==> flow/design.v <==
module coeff_selector #(
    parameter TAP_WIDTH      = 32,
    parameter FF_TAP_COUNT   = 4,
    parameter FB_TAP_COUNT   = 3,
    parameter NUM_LP_FILTERS   = 20
)
(
    input  logic [8:0]           filter_index,   
    output logic [FF_TAP_COUNT*TAP_WIDTH-1:0]   B_flat,        
    output logic [FB_TAP_COUNT*TAP_WIDTH-1:0]   A_flat         
);
    logic signed [TAP_WIDTH-1:0] mem [0:NUM_LP_FILTERS*2*FF_TAP_COUNT-1];
    initial begin
        mem[0*8+0*4+0] = 2;
        mem[0*8+0*4+1] = 6;
        mem[0*8+0*4+2] = 6;
        mem[0*8+0*4+3] = 2;
        mem[0*8+1*4+0] = -22432;
        mem[0*8+1*4+1] = 20560;
        mem[0*8+1*4+2] = -6303;
        mem[0*8+1*4+3] = 0;
        mem[1*8+0*4+0] = 14;
        mem[1*8+0*4+1] = 43;
        mem[1*8+0*4+2] = 43;
        mem[1*8+0*4+3] = 14;
        mem[1*8+1*4+0] = -20298;
        mem[1*8+1*4+1] = 17066;
        mem[1*8+1*4+2] = -4845;
        mem[1*8+1*4+3] = 0;
        mem[2*8+0*4+0] = 43;
        mem[2*8+0*4+1] = 130;
        mem[2*8+0*4+2] = 130;
        mem[2*8+0*4+3] = 43;
        mem[2*8+1*4+0] = -18179;
        mem[2*8+1*4+1] = 14050;
        mem[2*8+1*4+2] = -3715;
        mem[2*8+1*4+3] = 0;
        mem[3*8+0*4+0] = 92;
        mem[3*8+0*4+1] = 278;
        mem[3*8+0*4+2] = 278;
        mem[3*8+0*4+3] = 92;
        mem[3*8+1*4+0] = -16080;
        mem[3*8+1*4+1] = 11468;
        mem[3*8+1*4+2] = -2837;
        mem[3*8+1*4+3] = 0;
        mem[4*8+0*4+0] = 164;
        mem[4*8+0*4+1] = 493;
        mem[4*8+0*4+2] = 493;
        mem[4*8+0*4+3] = 164;
        mem[4*8+1*4+0] = -14004;
        mem[4*8+1*4+1] = 9282;
        mem[4*8+1*4+2] = -2154;
        mem[4*8+1*4+3] = 0;
        mem[5*8+0*4+0] = 259;
        mem[5*8+0*4+1] = 778;
        mem[5*8+0*4+2] = 778;
        mem[5*8+0*4+3] = 259;
        mem[5*8+1*4+0] = -11952;
        mem[5*8+1*4+1] = 7457;
        mem[5*8+1*4+2] = -1620;
        mem[5*8+1*4+3] = 0;
        mem[6*8+0*4+0] = 378;
        mem[6*8+0*4+1] = 1136;
        mem[6*8+0*4+2] = 1136;
        mem[6*8+0*4+3] = 378;
        mem[6*8+1*4+0] = -9922;
        mem[6*8+1*4+1] = 5962;
        mem[6*8+1*4+2] = -1201;
        mem[6*8+1*4+3] = 0;
        mem[7*8+0*4+0] = 523;
        mem[7*8+0*4+1] = 1569;
        mem[7*8+0*4+2] = 1569;
        mem[7*8+0*4+3] = 523;
        mem[7*8+1*4+0] = -7911;
        mem[7*8+1*4+1] = 4773;
        mem[7*8+1*4+2] = -868;
        mem[7*8+1*4+3] = 0;
        mem[8*8+0*4+0] = 692;
        mem[8*8+0*4+1] = 2078;
        mem[8*8+0*4+2] = 2078;
        mem[8*8+0*4+3] = 692;
        mem[8*8+1*4+0] = -5918;
        mem[8*8+1*4+1] = 3868;
        mem[8*8+1*4+2] = -599;
        mem[8*8+1*4+3] = 0;
        mem[9*8+0*4+0] = 888;
        mem[9*8+0*4+1] = 2666;
        mem[9*8+0*4+2] = 2666;
        mem[9*8+0*4+3] = 888;
        mem[9*8+1*4+0] = -3937;
        mem[9*8+1*4+1] = 3232;
        mem[9*8+1*4+2] = -376;
        mem[9*8+1*4+3] = 0;
        mem[10*8+0*4+0] = 1112;
        mem[10*8+0*4+1] = 3337;
        mem[10*8+0*4+2] = 3337;
        mem[10*8+0*4+3] = 1112;
        mem[10*8+1*4+0] = -1966;
        mem[10*8+1*4+1] = 2855;
        mem[10*8+1*4+2] = -181;
        mem[10*8+1*4+3] = 0;
        mem[11*8+0*4+0] = 1365;
        mem[11*8+0*4+1] = 4095;
        mem[11*8+0*4+2] = 4095;
        mem[11*8+0*4+3] = 1365;
        mem[11*8+1*4+0] = -0;
        mem[11*8+1*4+1] = 2730;
        mem[11*8+1*4+2] = -0;
        mem[11*8+1*4+3] = 0;
        mem[12*8+0*4+0] = 1649;
        mem[12*8+0*4+1] = 4948;
        mem[12*8+0*4+2] = 4948;
        mem[12*8+0*4+3] = 1649;
        mem[12*8+1*4+0] = 1966;
        mem[12*8+1*4+1] = 2855;
        mem[12*8+1*4+2] = 181;
        mem[12*8+1*4+3] = 0;
        mem[13*8+0*4+0] = 1967;
        mem[13*8+0*4+1] = 5901;
        mem[13*8+0*4+2] = 5901;
        mem[13*8+0*4+3] = 1967;
        mem[13*8+1*4+0] = 3937;
        mem[13*8+1*4+1] = 3232;
        mem[13*8+1*4+2] = 376;
        mem[13*8+1*4+3] = 0;
        mem[14*8+0*4+0] = 2322;
        mem[14*8+0*4+1] = 6966;
        mem[14*8+0*4+2] = 6966;
        mem[14*8+0*4+3] = 2322;
        mem[14*8+1*4+0] = 5918;
        mem[14*8+1*4+1] = 3868;
        mem[14*8+1*4+2] = 599;
        mem[14*8+1*4+3] = 0;
        mem[15*8+0*4+0] = 2718;
        mem[15*8+0*4+1] = 8154;
        mem[15*8+0*4+2] = 8154;
        mem[15*8+0*4+3] = 2718;
        mem[15*8+1*4+0] = 7911;
        mem[15*8+1*4+1] = 4773;
        mem[15*8+1*4+2] = 868;
        mem[15*8+1*4+3] = 0;
        mem[16*8+0*4+0] = 3159;
        mem[16*8+0*4+1] = 9479;
        mem[16*8+0*4+2] = 9479;
        mem[16*8+0*4+3] = 3159;
        mem[16*8+1*4+0] = 9922;
        mem[16*8+1*4+1] = 5962;
        mem[16*8+1*4+2] = 1201;
        mem[16*8+1*4+3] = 0;
        mem[17*8+0*4+0] = 3652;
        mem[17*8+0*4+1] = 10958;
        mem[17*8+0*4+2] = 10958;
        mem[17*8+0*4+3] = 3652;
        mem[17*8+1*4+0] = 11952;
        mem[17*8+1*4+1] = 7457;
        mem[17*8+1*4+2] = 1620;
        mem[17*8+1*4+3] = 0;
        mem[18*8+0*4+0] = 4204;
        mem[18*8+0*4+1] = 12612;
        mem[18*8+0*4+2] = 12612;
        mem[18*8+0*4+3] = 4204;
        mem[18*8+1*4+0] = 14004;
        mem[18*8+1*4+1] = 9282;
        mem[18*8+1*4+2] = 2154;
        mem[18*8+1*4+3] = 0;
        mem[19*8+0*4+0] = 4822;
        mem[19*8+0*4+1] = 14467;
        mem[19*8+0*4+2] = 14467;
        mem[19*8+0*4+3] = 4822;
        mem[19*8+1*4+0] = 16080;
        mem[19*8+1*4+1] = 11468;
        mem[19*8+1*4+2] = 2837;
        mem[19*8+1*4+3] = 0;
    end
    always_comb begin
        B_flat = '0;
        A_flat = '0;
        if (filter_index < NUM_LP_FILTERS) begin
            B_flat[0*TAP_WIDTH +: TAP_WIDTH] = mem[filter_index*8+0*4+0];
            B_flat[1*TAP_WIDTH +: TAP_WIDTH] = mem[filter_index*8+0*4+1];
            B_flat[2*TAP_WIDTH +: TAP_WIDTH] = mem[filter_index*8+0*4+2];
            B_flat[3*TAP_WIDTH +: TAP_WIDTH] = mem[filter_index*8+0*4+3];
            A_flat[0*TAP_WIDTH +: TAP_WIDTH] = mem[filter_index*8+1*4+0];
            A_flat[1*TAP_WIDTH +: TAP_WIDTH] = mem[filter_index*8+1*4+1];
            A_flat[2*TAP_WIDTH +: TAP_WIDTH] = mem[filter_index*8+1*4+2];
        end
    end
endmodule
module iir_filter 
#(
    parameter DATA_IN_WIDTH  = 16,
    parameter DATA_OUT_WIDTH = 32,
    parameter TAP_WIDTH      = 16,
    parameter FF_TAP_COUNT   = 4,
    parameter FB_TAP_COUNT   = 3
)
(
    input  wire                               clk,
    input  wire                               reset_n,
    input  wire   signed [DATA_IN_WIDTH-1:0]  data_in,
    output wire    signed [DATA_OUT_WIDTH-1:0] data_out,
    input  wire   [FF_TAP_COUNT*TAP_WIDTH-1:0] B_flat,
    input  wire   [FB_TAP_COUNT*TAP_WIDTH-1:0] A_flat
);
    reg signed [DATA_IN_WIDTH-1:0] x_delay [0:FF_TAP_COUNT-2];
    reg signed [DATA_OUT_WIDTH-1:0] y_delay [0:FF_TAP_COUNT-2];
    wire signed [DATA_OUT_WIDTH-1:0] w_product_a [0:FB_TAP_COUNT-1];
    wire signed [DATA_OUT_WIDTH-1:0] w_product_b [0:FF_TAP_COUNT-1];
    integer i, j;
    wire signed [DATA_OUT_WIDTH-1:0] sum;
    reg signed [DATA_IN_WIDTH-1:0] r_x;
    reg signed [DATA_OUT_WIDTH-1:0] data_out_reg;
    wire signed [TAP_WIDTH-1:0] B [0:FF_TAP_COUNT-1] ;
    wire signed [TAP_WIDTH-1:0] A [0:FB_TAP_COUNT-1] ;
    generate
        genvar k;
        for (k = 0; k < FF_TAP_COUNT; k = k + 1) begin : b_unpack
            assign B[k] = B_flat[k*TAP_WIDTH +: TAP_WIDTH];
        end
        for (k = 0; k < FB_TAP_COUNT; k = k + 1) begin : a_unpack
            assign A[k] = A_flat[k*TAP_WIDTH +: TAP_WIDTH];
        end
    endgenerate
    always @(posedge clk or negedge reset_n) begin
        if (!reset_n) begin
            for (i = 0; i < FF_TAP_COUNT-1; i = i + 1)
                x_delay[i] <= 0;
            for (j = 0; j < FF_TAP_COUNT-1; j = j + 1)
                y_delay[j] <= 0;
            r_x <= 0;
            data_out_reg <= 0;
        end else begin
            r_x <= data_in;
            for (i = 1; i < FF_TAP_COUNT-1; i = i + 1)
                x_delay[i] <= x_delay[i-1];
            x_delay[0] <= r_x;
            for (j = 1; j < FF_TAP_COUNT-1; j = j + 1)
                y_delay[j] <= y_delay[j-1];
            y_delay[0] <= sum >>> TAP_WIDTH-3;
            data_out_reg <= sum >>> TAP_WIDTH-3;
        end
    end
    generate
		 genvar o;
		 for (o = 0; o < FB_TAP_COUNT; o = o + 1) begin : a_loop
		 assign w_product_a[o] = (-(A[o]) * y_delay[o]);
		 end
    endgenerate
    generate
		 genvar c;
		 for (c = 1; c < FF_TAP_COUNT; c = c + 1) begin : b_loop
		 assign w_product_b[c] = B[c] * x_delay[c-1];
		 end
    endgenerate
    assign w_product_b[0] = B[0] * r_x;
    wire signed [DATA_OUT_WIDTH-1:0] sum_a = w_product_a[0]+w_product_a[1]+w_product_a[2];
    wire signed [DATA_OUT_WIDTH-1:0] sum_b = w_product_b[0]+w_product_b[1]+w_product_b[2]+w_product_b[3];
    assign sum = sum_a + sum_b;
    assign data_out = data_out_reg;
endmodule
module iir_variable_filter
#(
    parameter DATA_IN_WIDTH  = 16,
    parameter DATA_OUT_WIDTH = 32,
    parameter TAP_WIDTH      = 16,
    parameter FF_TAP_COUNT   = 4,
    parameter FB_TAP_COUNT   = 3,
    parameter NUM_LP_FILTERS = 20
)
(
    input  wire                               clk,
    input  wire                               reset_n,
    input  wire        [8:0]                  filter_index,
    input  wire signed [DATA_IN_WIDTH-1:0]    data_in,
    output wire signed [DATA_OUT_WIDTH-1:0]   data_out
);
    wire [FF_TAP_COUNT*TAP_WIDTH-1:0] B_flat;
    wire [FB_TAP_COUNT*TAP_WIDTH-1:0] A_flat;
    coeff_selector #(
        .TAP_WIDTH(TAP_WIDTH),
        .FF_TAP_COUNT(FF_TAP_COUNT),
        .FB_TAP_COUNT(FB_TAP_COUNT),
        .NUM_LP_FILTERS(NUM_LP_FILTERS)
    ) coeff_sel (
        .filter_index(filter_index),
        .B_flat(B_flat),
        .A_flat(A_flat)
    );
    iir_filter #(
        .DATA_IN_WIDTH(DATA_IN_WIDTH),
        .DATA_OUT_WIDTH(DATA_OUT_WIDTH),
        .TAP_WIDTH(TAP_WIDTH),
        .FF_TAP_COUNT(FF_TAP_COUNT),
        .FB_TAP_COUNT(FB_TAP_COUNT)
    ) IIR (
        .clk(clk),
        .reset_n(reset_n),
        .data_in(data_in),
        .data_out(data_out),
        .B_flat(B_flat),
        .A_flat(A_flat)
    );
endmodule
* From RTL to reports: iir_variable_filter
Tool output for the design above, in the order of the flow.
Lines are those of the file above, counted from 1.
Library cell names are shortened.
Not given: -
- Top :: iir_variable_filter
- Clock port :: clk
- Cell library :: sky130hd
- Timing corner :: tt_025C_1v80

* Word level
Counts by Yosys on the flattened word-level netlist (proc, flatten, opt, wreduce). Print and check cells are left out. Cells with the same type and inputs are merged into one.
Yosys's memory passes give these memory sizes; they may raise the number of words (mostly to a power of two), join words into wider ones and drop unused or constant bits.
- Register bits after elaboration :: 121
- Memory bits (read-only) :: 2560
- Memories kept :: 1
- Output and inout bits :: 32
- Word-level cells :: 38
** Memory list
- coeff_sel.mem :: depth 160, width 16, rd ports 7, write ports 0, RTL line 12 : logic signed [TAP_WIDTH-1:0] mem [0:NUM_LP_FILTERS*2*FF_TAP_COUNT-1];
- Add/sub/neg operators :: 15
- $mul :: 7
- Order comparisons :: 1
- Multiplexer cells :: 7
** Operator list (number)
- multiplier 16 x 16 -> 32 bit :: 4
- multiplier 32 x 19 -> 32 bit :: 3
- adder 32 bit :: 6
- two-way mux 16 bit :: 7
- negator 16 -> 32 bit :: 3
- adder 8 x 2 -> 8 bit with constant B :: 3
- adder 8 x 1 -> 8 bit with constant B :: 2
- < comparator 9 x 5 -> 1 bit with constant B :: 1
- adder 8 x 3 -> 8 bit with constant B :: 1

* Longest topological paths
Longest topological path by Yosys (ltp), each cell counted once; first at word level (registers and memories cut), then after technology mapping (sequential cells cut; the memories' decode and read muxes count).
- Depth in word-level cells :: 7
- ABC_AREA :: 0
- Gate-level depth with buffers :: 49
- Mapped depth without buffers :: 47

* Mapped cells and area
The flow's flattened synthesis, as Yosys stat reports it; memories are mapped. The netlist is that of the ABC_AREA named above (0 if unset); the other value can give another one.
** Cell types (number)
- fa_1 :: 2006
- inv_1 :: 2336
- ha_1 :: 581
- and2_1 :: 736
- nand2_1 :: 1114
- dfrtp_1 :: 121
- clkbuf_1 :: 339
- xnor2_1 :: 135
- nand2b_1 :: 84
- nor2b_1 :: 60
- and3_1 :: 56
- nor2_1 :: 91
- a21oi_1 :: 62
- o21ai_0 :: 44
- xor2_1 :: 25
- buf_4 :: 18
- nor3_1 :: 23
- buf_6 :: 10
Not listed: further types 66, cells in them 191.
- Cells in the netlist :: 8032
- Synthesis area :: 74615.3 µm²
- Area of sequential cells :: 3027.9 µm²
- Flip-flop cells :: 121
By module: a second synthesis without flattening, with its own total; a netlist apart from the flattened one above.
- Cells (unflattened synthesis) :: 8801
- Area total of the unflattened synthesis :: 83382.5 µm²
Rows give one instance, submodules left out.
** By module
- iir_filter :: times used 1, cells 8393, area 80876.3 µm²
- coeff_selector :: times used 1, cells 408, area 2506.2 µm²
- iir_variable_filter :: times used 1, cells 0, area 0.0 µm²

* Timing after synthesis
Path of least setup slack by OpenSTA after synthesis, without wires, with an ideal clock, recovery checks aside; 20% of the period is set as input and as output delay. Where synthesis merged equal registers, the netlist keeps one of their names.
- Kind :: input port to flip-flop
- Start :: input filter_index[1]
- End :: register IIR.y_delay[0][18]
- Period :: 15000 ps
- Launch time at the first pin :: 3000 ps
- Arrival time :: 14491 ps
- Setup slack :: 375 ps
- Path delay :: 11625 ps
- Driving pins on the path :: 46
- Synthesis period reached :: 14625 ps
"path delay" is the arrival time less input delay plus setup time.
"driving pins on the path" counts driving pins, that of a launching flip-flop among them; a cell with two outputs on the path counts twice.
"synthesis period reached" = period - worst setup slack (recovery checks aside). The figure is calculated, with input and output delays left at 20% of the set period.
Between the ends stands the longest chain of elaborated cells between them, by number of cells; it is not shown to be the way that was timed. Of several equally long chains one is given.
Each line given opens the expression or statement behind the cell; cells for indexed reads and writes are added by Yosys, which also makes memories of some case tables.
A memory read counts as a cell of the chain, while the word-level depth stops at memories.
A register here has more assigning lines than the two given.
- Cells stage by stage :: buf_2 -> inv_1 -> ha_1 -> buf_2 -> or2_4 -> o311a_1 -> o31ai_4 -> nand3_2 -> nand2b_4 -> or2_4 -> clkbuf_1 -> clkbuf_1 -> ha_1 -> clkbuf_1 -> nand2b_1 -> fa_1 -> inv_1 -> fa_1 -> [... 10 more ...] -> fa_1 -> fa_1 -> inv_1 -> fa_1 -> inv_1 -> ha_1 -> a21o_1 -> a21o_1 -> a221oi_1 -> o21ai_1 -> a31oi_1 -> o22ai_1 -> a221o_1 -> a21oi_1 -> o21bai_1 -> a21o_1 -> a21oi_1 -> xnor3_1
- Cells in the longest elaborated chain :: 9
** RTL lines, path post-synthesis
- start: declaration :: RTL line 273 : input  wire        [8:0]                  filter_index,
- adder 8 x 3 -> 8 bit :: RTL line 184 : A_flat[1*TAP_WIDTH +: TAP_WIDTH] = mem[filter_index*8+1*4+1];
- adder 8 x 1 -> 8 bit :: RTL line 184
- memory (160 x 16 bit) :: RTL line 12 : logic signed [TAP_WIDTH-1:0] mem [0:NUM_LP_FILTERS*2*FF_TAP_COUNT-1];
- two-way mux 16 bit :: RTL line 178 : if (filter_index < NUM_LP_FILTERS) begin
- negator 16 -> 32 bit :: RTL line 246
- multiplier 32 x 19 -> 32 bit :: RTL line 246
- adder 32 bit (2 in a row) :: RTL line 256
- adder 32 bit :: RTL line 258 : assign sum = sum_a + sum_b;
- end: assignment :: RTL line 238 : y_delay[j] <= y_delay[j-1];
- end: assignment :: RTL line 239 : y_delay[0] <= sum >>> TAP_WIDTH-3;
- end: declaration :: RTL line 206 : reg signed [DATA_OUT_WIDTH-1:0] y_delay [0:FF_TAP_COUNT-2];

* Path in the finished layout
Path of least setup slack in the final report of flow run 1 (OpenROAD, finished layout, wires in). Where an end is a register, its clock arrival counts in the times.
The report prints the path's times to 10 ps; the period is as set.
- Kind :: input port to flip-flop
- Start :: input filter_index[0]
- End :: register IIR.y_delay[0][18]
- Period :: 14700 ps
- Launch time at the first pin :: 2940 ps
- Arrival time :: 14720 ps
- Setup slack :: 410 ps
- Driving pins on the path :: 42
Between the ends stands the longest chain of elaborated cells between them, by number of cells; it is not shown to be the way that was timed. Of several equally long chains one is given.
A memory read counts as a cell of the chain, while the word-level depth stops at memories.
A register here has more assigning lines than the two given.
- Cells stage by stage :: clkdlybuf4s50_1 -> buf_4 -> buf_4 -> or2_2 -> a311oi_1 -> buf_4 -> o21ai_1 -> nand2b_1 -> a21o_1 -> or2_4 -> buf_4 -> and2_4 -> buf_4 -> nand2_1 -> fa_1 -> fa_1 -> inv_1 -> fa_1 -> [... 6 more ...] -> inv_1 -> fa_1 -> inv_1 -> fa_1 -> inv_1 -> fa_1 -> fa_1 -> xnor2_1 -> xnor2_1 -> xnor2_1 -> xnor2_1 -> xnor2_1 -> xnor2_1 -> xnor2_1 -> buf_4 -> xnor2_1 -> xnor3_1 -> xnor3_1
- Cells in the longest elaborated chain :: 9
** RTL lines, path after layout
- start: declaration :: RTL line 273 : input  wire        [8:0]                  filter_index,
- adder 8 x 3 -> 8 bit :: RTL line 184 : A_flat[1*TAP_WIDTH +: TAP_WIDTH] = mem[filter_index*8+1*4+1];
- adder 8 x 1 -> 8 bit :: RTL line 184
- memory (160 x 16 bit) :: RTL line 12 : logic signed [TAP_WIDTH-1:0] mem [0:NUM_LP_FILTERS*2*FF_TAP_COUNT-1];
- two-way mux 16 bit :: RTL line 178 : if (filter_index < NUM_LP_FILTERS) begin
- negator 16 -> 32 bit :: RTL line 246
- multiplier 32 x 19 -> 32 bit :: RTL line 246
- adder 32 bit (2 in a row) :: RTL line 256
- adder 32 bit :: RTL line 258 : assign sum = sum_a + sum_b;
- end: assignment :: RTL line 238 : y_delay[j] <= y_delay[j-1];
- end: assignment :: RTL line 239 : y_delay[0] <= sum >>> TAP_WIDTH-3;
- end: declaration :: RTL line 206 : reg signed [DATA_OUT_WIDTH-1:0] y_delay [0:FF_TAP_COUNT-2];

Lab notebook: iir_variable_filter

Stored flow runs of iir_variable_filter (4 of them; Yosys, OpenROAD, sky130hd). They differ in their settings and are not a sequence. Constraints: input delay and output delay 20% of the set period each, output load 0.01 pF.
"clock period achieved": clock period set for the run, less the worst setup slack. It is reckoned from that one timing run; input and output delays stay at 20% of the period that was set.
"worst path time" = time allowed to the worst setup path (clock period - input delay - output delay, where it has them) - its slack; a late launch clock adds to it, a late capture clock takes from it.
"worst path time" is given in steps of 10 ps.

* Flow run 1
** Files
==> flow/run.sh <==
#!/bin/bash
# the make line also repeats the synthesis and layout settings of config.mk as NAME=value (left out here)
make -C /OpenROAD-flow-scripts/flow DESIGN_CONFIG=/design/flow/config.mk WORK_HOME=/design/flow/orfs CLKGATE_MAP_FILE= finish
==> flow/config.mk <==
export PLATFORM = sky130hd
export DESIGN_NAME = iir_variable_filter
export DESIGN_NICKNAME = iir_variable_filter
export VERILOG_FILES = /design/flow/design.v
export SDC_FILE = /design/flow/constraint.sdc
export NUM_CORES = 4
export LEC_CHECK = 0
export CAP_MARGIN = 20
export CORE_MARGIN = 2
export CORE_UTILIZATION = 40
export SLEW_MARGIN = 20
==> flow/constraint.sdc <==
create_clock -name core_clock -period 14.7 [get_ports {clk}]
set_input_delay 2.9400 -clock core_clock [delete_from_list [all_inputs] [get_ports {clk}]]
set_output_delay 2.9400 -clock core_clock [all_outputs]
set_load 0.01 [all_outputs]
** Results
- Chip area after synthesis (Yosys) :: 74615.3 µm²
- Die size :: 190009.0 µm²
- Standard-cell area of the final layout :: 82571.7 µm²
- Lowest setup slack :: 410 ps
- Setup total negative slack :: 0 ps
- Clock period achieved :: 14290 ps
- Worst path time :: 11350 ps
- Class of the worst setup path :: input port to flip-flop

* Flow run 2
** Files
==> flow/run.sh <==
#!/bin/bash
# the make line also repeats the synthesis and layout settings of config.mk as NAME=value (left out here)
make -C /OpenROAD-flow-scripts/flow DESIGN_CONFIG=/design/flow/config.mk WORK_HOME=/design/flow/orfs CLKGATE_MAP_FILE= finish
==> flow/config.mk <==
export PLATFORM = sky130hd
export DESIGN_NAME = iir_variable_filter
export DESIGN_NICKNAME = iir_variable_filter
export VERILOG_FILES = /design/flow/design.v
export SDC_FILE = /design/flow/constraint.sdc
export NUM_CORES = 4
export LEC_CHECK = 0
export CAP_MARGIN = 35
export CELL_PAD_IN_SITES_GLOBAL_PLACEMENT = 1
export CORE_ASPECT_RATIO = 0.55
export CORE_MARGIN = 6
export CORE_UTILIZATION = 68
export CTS_CLUSTER_DIAMETER = 137
export CTS_CLUSTER_SIZE = 85
export GPL_ROUTABILITY_DRIVEN = 1
export GPL_TIMING_DRIVEN = 1
export HOLD_SLACK_MARGIN = -0.07
export MAX_ROUTING_LAYER = met5
export MIN_ROUTING_LAYER = met1
export PLACE_DENSITY_LB_ADDON = 0.0
export SETUP_SLACK_MARGIN = -1.39
export SLEW_MARGIN = 25
export TNS_END_PERCENT = 95
==> flow/constraint.sdc <==
create_clock -name core_clock -period 22.1 [get_ports {clk}]
set_input_delay 4.4200 -clock core_clock [delete_from_list [all_inputs] [get_ports {clk}]]
set_output_delay 4.4200 -clock core_clock [all_outputs]
set_load 0.01 [all_outputs]
** Results
- Chip area after synthesis (Yosys) :: 74615.3 µm²
- Die size :: 118181.0 µm²
- Standard-cell area of the final layout :: 77449.3 µm²
- Lowest setup slack :: 3214 ps
- Setup total negative slack :: 0 ps
- Clock period achieved :: 18886 ps
- Worst path time :: 14470 ps
- Class of the worst setup path :: input port to flip-flop

* Flow run 3
** Files
==> flow/run.sh <==
#!/bin/bash
# the make line also repeats the synthesis and layout settings of config.mk as NAME=value (left out here)
make -C /OpenROAD-flow-scripts/flow DESIGN_CONFIG=/design/flow/config.mk WORK_HOME=/design/flow/orfs CLKGATE_MAP_FILE= finish
==> flow/config.mk <==
export PLATFORM = sky130hd
export DESIGN_NAME = iir_variable_filter
export DESIGN_NICKNAME = iir_variable_filter
export VERILOG_FILES = /design/flow/design.v
export SDC_FILE = /design/flow/constraint.sdc
export NUM_CORES = 4
export LEC_CHECK = 0
export CAP_MARGIN = 5
export CORE_ASPECT_RATIO = 0.59
export CORE_MARGIN = 3
export CORE_UTILIZATION = 33
export CTS_CLUSTER_SIZE = 49
export GPL_ROUTABILITY_DRIVEN = 1
export GPL_TIMING_DRIVEN = 1
export PLACE_DENSITY_LB_ADDON = 0.07
export SLEW_MARGIN = 20
export TNS_END_PERCENT = 65
==> flow/constraint.sdc <==
create_clock -name core_clock -period 17.7 [get_ports {clk}]
set_input_delay 3.5400 -clock core_clock [delete_from_list [all_inputs] [get_ports {clk}]]
set_output_delay 3.5400 -clock core_clock [all_outputs]
set_load 0.01 [all_outputs]
** Results
- Chip area after synthesis (Yosys) :: 74615.3 µm²
- Die size :: 232049.0 µm²
- Standard-cell area of the final layout :: 80175.6 µm²
- Lowest setup slack :: 776 ps
- Setup total negative slack :: 0 ps
- Clock period achieved :: 16924 ps
- Worst path time :: 13380 ps
- Class of the worst setup path :: input port to flip-flop

* Flow run 4
** Files
==> flow/run.sh <==
#!/bin/bash
# the make line also repeats the synthesis and layout settings of config.mk as NAME=value (left out here)
make -C /OpenROAD-flow-scripts/flow DESIGN_CONFIG=/design/flow/config.mk WORK_HOME=/design/flow/orfs CLKGATE_MAP_FILE= finish
==> flow/config.mk <==
export PLATFORM = sky130hd
export DESIGN_NAME = iir_variable_filter
export DESIGN_NICKNAME = iir_variable_filter
export VERILOG_FILES = /design/flow/design.v
export SDC_FILE = /design/flow/constraint.sdc
export NUM_CORES = 4
export LEC_CHECK = 0
export CAP_MARGIN = 0
export CELL_PAD_IN_SITES_DETAIL_PLACEMENT = 1
export CORE_MARGIN = 2
export CORE_UTILIZATION = 35
export CTS_CLUSTER_DIAMETER = 63
export CTS_CLUSTER_SIZE = 30
export GPL_ROUTABILITY_DRIVEN = 1
export GPL_TIMING_DRIVEN = 1
export MIN_ROUTING_LAYER = met2
export PLACE_DENSITY_LB_ADDON = 0.05
export SETUP_SLACK_MARGIN = -0.1
export SLEW_MARGIN = 20
export TNS_END_PERCENT = 5
==> flow/constraint.sdc <==
create_clock -name core_clock -period 11.9 [get_ports {clk}]
set_input_delay 2.3800 -clock core_clock [delete_from_list [all_inputs] [get_ports {clk}]]
set_output_delay 2.3800 -clock core_clock [all_outputs]
set_load 0.01 [all_outputs]
** Results
- Chip area after synthesis (Yosys) :: 74615.3 µm²
- Die size :: 216895.0 µm²
- Standard-cell area of the final layout :: 87214.9 µm²
- Lowest setup slack :: -1446 ps
- Setup total negative slack :: -13884 ps
- Clock period achieved :: 13346 ps
- Worst path time :: 10970 ps
- Class of the worst setup path :: input port to flip-flop
